==> flow/design.v <==
module tpumac
 #(parameter BITS_AB=8,
   parameter BITS_C=16)
  (
   input clk, rst_n, WrEn, en,
   input signed [BITS_AB-1:0] Ain,
   input signed [BITS_AB-1:0] Bin,
   input signed [BITS_C-1:0] Cin,
   output reg signed [BITS_AB-1:0] Aout,
   output reg signed [BITS_AB-1:0] Bout,
   output reg signed [BITS_C-1:0] Cout
  );
  reg signed [BITS_C-1:0] Mult;
  reg [BITS_C-1:0] Adder, CMux;
  assign Mult = Ain * Bin;
  assign Adder = Mult + Cout;
  assign CMux = WrEn ? Cin : Adder;
  always@(posedge clk, negedge rst_n) begin
	if (!rst_n) begin
		Aout <= '0;
		Bout <= '0;
		Cout <= '0;
	end
	else if (en) begin
		Aout <= Ain;
		Bout <= Bin;
		Cout <= CMux;
	end
  end
endmodule
Reports on tpumac --
The steps from the RTL of tpumac to its reports follow in flow order. Line numbers count from 1 in the design file above. Operators: Yosys type, input widths -> output width; for muxes data width and select width s. Library cell names are shortened. The mark -- stands for no value.
Inputs: top module tpumac, clock input clk, library sky130hd, corner tt_025C_1v80

Elaborated design --
Source: Yosys, flattened and elaborated, memories not mapped. Widths are those after wreduce; folded enables and synchronous resets count as part of the registers. Registers that Yosys merges into a memory's read port (data or address) are not register bits. Print and check cells do not count. Equal cells are merged and count once.
Cells by class: multiplexer cells 1, add/sub/neg operators 1, multiply operators 1
Operator list (number):
- $mul 8x8->16 | 1
- $add 16x16->16 | 1
- $mux 16 | 1
Bit counts: output and inout bits 32, register bits 32, input bits 36, elaborated cells 6

Longest topological paths --
Depth = most cells in a row (Yosys ltp): at word level without a register or memory, in the mapped netlist without a sequential cell, where the memories' decode and read muxes count.
Depth: depth after elaboration 3, ABC_AREA 0, depth in mapped cells 18, gate-level depth less buffers 18

After synthesis --
The flow's flattened synthesis, as Yosys stat reports it; memories are mapped. The netlist is that of the ABC_AREA named above (0 if unset); the other value can give another one.
Synthesis totals: sequential part of the area 800.8 µm², flip-flop cells 32, mapped area 4182.8 µm², buffers 11, mapped cells 406
Cell types:
- fa_1 | number 71, total area 1.42E+03 µm²
- dfrtp_1 | number 32, total area 800.768 µm²
- ha_1 | number 37, total area 462.944 µm²
- inv_1 | number 74, total area 277.766 µm²
- and2_1 | number 32, total area 200.192 µm²
- mux2_2 | number 16, total area 180.173 µm²
- xnor2_1 | number 18, total area 157.651 µm²
- nand2_1 | number 26, total area 97.594 µm²
- a21oi_1 | number 17, total area 85.082 µm²
- mux2i_1 | number 8, total area 80.077 µm²
- nor2_1 | number 21, total area 78.826 µm²
- a21o_1 | number 5, total area 37.536 µm²
- o21ai_0 | number 6, total area 30.029 µm²
- clkbuf_1 | number 7, total area 26.275 µm²
- nand2b_1 | number 4, total area 25.024 µm²
- o211ai_1 | number 3, total area 22.522 µm²
- o21bai_1 | number 3, total area 22.522 µm²
- o221ai_1 | number 2, total area 17.517 µm²
Not listed: further types 15, cells in them 24.

Worst setup path after synthesis --
OpenSTA on the mapped netlist: ideal clock, no wires. The path of least setup slack (recovery checks aside). Input and output delay are each 20% of the period. Register names are those of the netlist, which keeps one name where synthesis merged equal registers.
Timing path after synthesis: path type input to register, start point input Bin[0], end point register Cout[10], input delay 1.040 ns, path delay 4.517 ns, buffers on the path 1, time at the first pin 1.040 ns, period 5.2 ns, arrival time 5.426 ns, setup slack -0.357 ns, library setup time 0.131 ns, required time 5.069 ns, driving pins on the path 15, synthesis period reached 5.557 ns
"path delay" is the arrival time less input delay plus setup time. "driving pins on the path" counts driving pins, that of a launching flip-flop among them; a cell with two outputs on the path counts twice. "synthesis period reached" = period - worst setup slack (recovery checks aside). The figure is calculated, with input and output delays left at 20% of the set period. The rows between start and end are the longest chain of elaborated cells between them; the timing report does not say that the signal goes this way. Where chains are equally long, one stands for them. Each line given opens the expression or statement behind the cell; cells for indexed reads and writes are added by Yosys, which also makes memories of some case tables.
Between the ends, after synthesis: path through clkbuf_1 > and2_1 > inv_1 > fa_1 > inv_1 > fa_1 > fa_1 > fa_1 > fa_1 > ha_1 > a21oi_2 > o21bai_1 > a21oi_1 > nor4b_1 > or3_1, length of the longest elaborated chain 3, elaborated cells between the ends (all ways) 3, RTL lines with such cells 3, classes of those cells add/sub (1); mul (1); mux (1)
Ends and longest elaborated chain, after synthesis:
- start: declaration | line 7 | input signed [BITS_AB-1:0] Bin,
- $mul 8x8->16 | line 15 | assign Mult = Ain * Bin;
- $add 16x16->16 | line 16 | assign Adder = Mult + Cout;
- $mux 16 | line 17 | assign CMux = WrEn ? Cin : Adder;
- end: assignment | line 22 | Cout <= '0;
- end: assignment | line 27 | Cout <= CMux;
- end: declaration | line 11 | output reg signed [BITS_C-1:0] Cout

Timing after layout --
From the final timing report of flow run 3: the path of least setup slack in the routed layout; clock arrival at registers is part of the times.
Timing path after layout: path type input to register, start point input Bin[0], end point register Cout[15], arrival time 5.19 ns, required time 3.80 ns, driving pins on the path 15, buffers on the path 2, period 3.67 ns, time at the first pin 0.73 ns, input delay 0.73 ns, setup slack -1.39 ns, library setup time 0.15 ns
The rows between start and end are the longest chain of elaborated cells between them; the timing report does not say that the signal goes this way. Where chains are equally long, one stands for them.
Between the ends, after layout: path through clkbuf_16 > and2_4 > buf_4 > fa_1 > fa_1 > fa_1 > fa_1 > ha_1 > ha_4 > a21o_1 > nand2b_4 > o211ai_1 > a31oi_1 > xnor2_1 > o221ai_1, length of the longest elaborated chain 3, elaborated cells between the ends (all ways) 3, RTL lines with such cells 3, classes of those cells add/sub (1); mul (1); mux (1)
Ends and longest elaborated chain, after layout:
- start: declaration | line 7 | input signed [BITS_AB-1:0] Bin,
- $mul 8x8->16 | line 15 | assign Mult = Ain * Bin;
- $add 16x16->16 | line 16 | assign Adder = Mult + Cout;
- $mux 16 | line 17 | assign CMux = WrEn ? Cin : Adder;
- end: assignment | line 22 | Cout <= '0;
- end: assignment | line 27 | Cout <= CMux;
- end: declaration | line 11 | output reg signed [BITS_C-1:0] Cout

# Flow runs of tpumac

Settings and measured results of 4 stored flow runs for module tpumac (sky130hd), not sorted in any way. The constraints put input and output delay at 20% of the set period each and load the outputs with 0.01 pF.
"period achieved" means the clock period less the worst setup slack. The figure is calculated, with input and output delays left at 20% of the set period.
"time of the worst setup path": the worst setup path's part of the clock period (all of it between registers, 20% less for each end at a port) less its slack. A launch clock that arrives late makes it longer, a capture clock that arrives late makes it shorter.

* Flow run 1 | settings: CAP_MARGIN 5; CELL_PAD_IN_SITES_GLOBAL_PLACEMENT 1; CORE_MARGIN 5; CORE_UTILIZATION 69; GPL_ROUTABILITY_DRIVEN 0; GPL_TIMING_DRIVEN 0; MIN_ROUTING_LAYER met1; PLACE_DENSITY_LB_ADDON 0.21; SETUP_SLACK_MARGIN -0.44; SLEW_MARGIN 20; period_ns 4.7 | did not finish, placement stopped with FLW-0024
* Flow run 2 | settings: CELL_PAD_IN_SITES_DETAIL_PLACEMENT 2; CELL_PAD_IN_SITES_GLOBAL_PLACEMENT 1; CORE_UTILIZATION 69; CTS_CLUSTER_DIAMETER 246; CTS_CLUSTER_SIZE 66; GPL_ROUTABILITY_DRIVEN 1; GPL_TIMING_DRIVEN 0; HOLD_SLACK_MARGIN 0.24; PLACE_DENSITY 0.74; TNS_END_PERCENT 60; period_ns 3.67; CAP_MARGIN 20; CORE_MARGIN 2; SLEW_MARGIN 20 | did not finish, placement stopped with GPL-0301
* Flow run 3 | settings: CELL_PAD_IN_SITES_DETAIL_PLACEMENT 2; CELL_PAD_IN_SITES_GLOBAL_PLACEMENT 1; CORE_UTILIZATION 30; CTS_CLUSTER_DIAMETER 246; CTS_CLUSTER_SIZE 66; GPL_ROUTABILITY_DRIVEN 1; GPL_TIMING_DRIVEN 0; PLACE_DENSITY 0.77; TNS_END_PERCENT 60; period_ns 3.67; CAP_MARGIN 20; CORE_MARGIN 2; SLEW_MARGIN 20 | results: synthesis area 4182.8 µm²; die area 14903.5 µm²; standard-cell area after layout 5645.4 µm²; post-layout utilization 41.0 %; smallest setup slack -1.386 ns; sum of negative setup slack -11.812 ns; period achieved 5.056 ns; time of the worst setup path 4.32 ns; critical path kind input to register
* Flow run 4 | settings: CELL_PAD_IN_SITES_GLOBAL_PLACEMENT 1; CORE_MARGIN 3; CORE_UTILIZATION 15; CTS_CLUSTER_DIAMETER 276; GPL_ROUTABILITY_DRIVEN 0; MAX_ROUTING_LAYER met4; PLACE_DENSITY 0.6; SETUP_SLACK_MARGIN 1.27; SLEW_MARGIN 30; period_ns 5.49; CAP_MARGIN 20 | results: synthesis area 4182.8 µm²; die area 29925.5 µm²; standard-cell area after layout 6284.8 µm²; post-layout utilization 23.1 %; smallest setup slack 0.475 ns; sum of negative setup slack 0.000 ns; period achieved 5.015 ns; time of the worst setup path 3.92 ns; critical path kind input to register
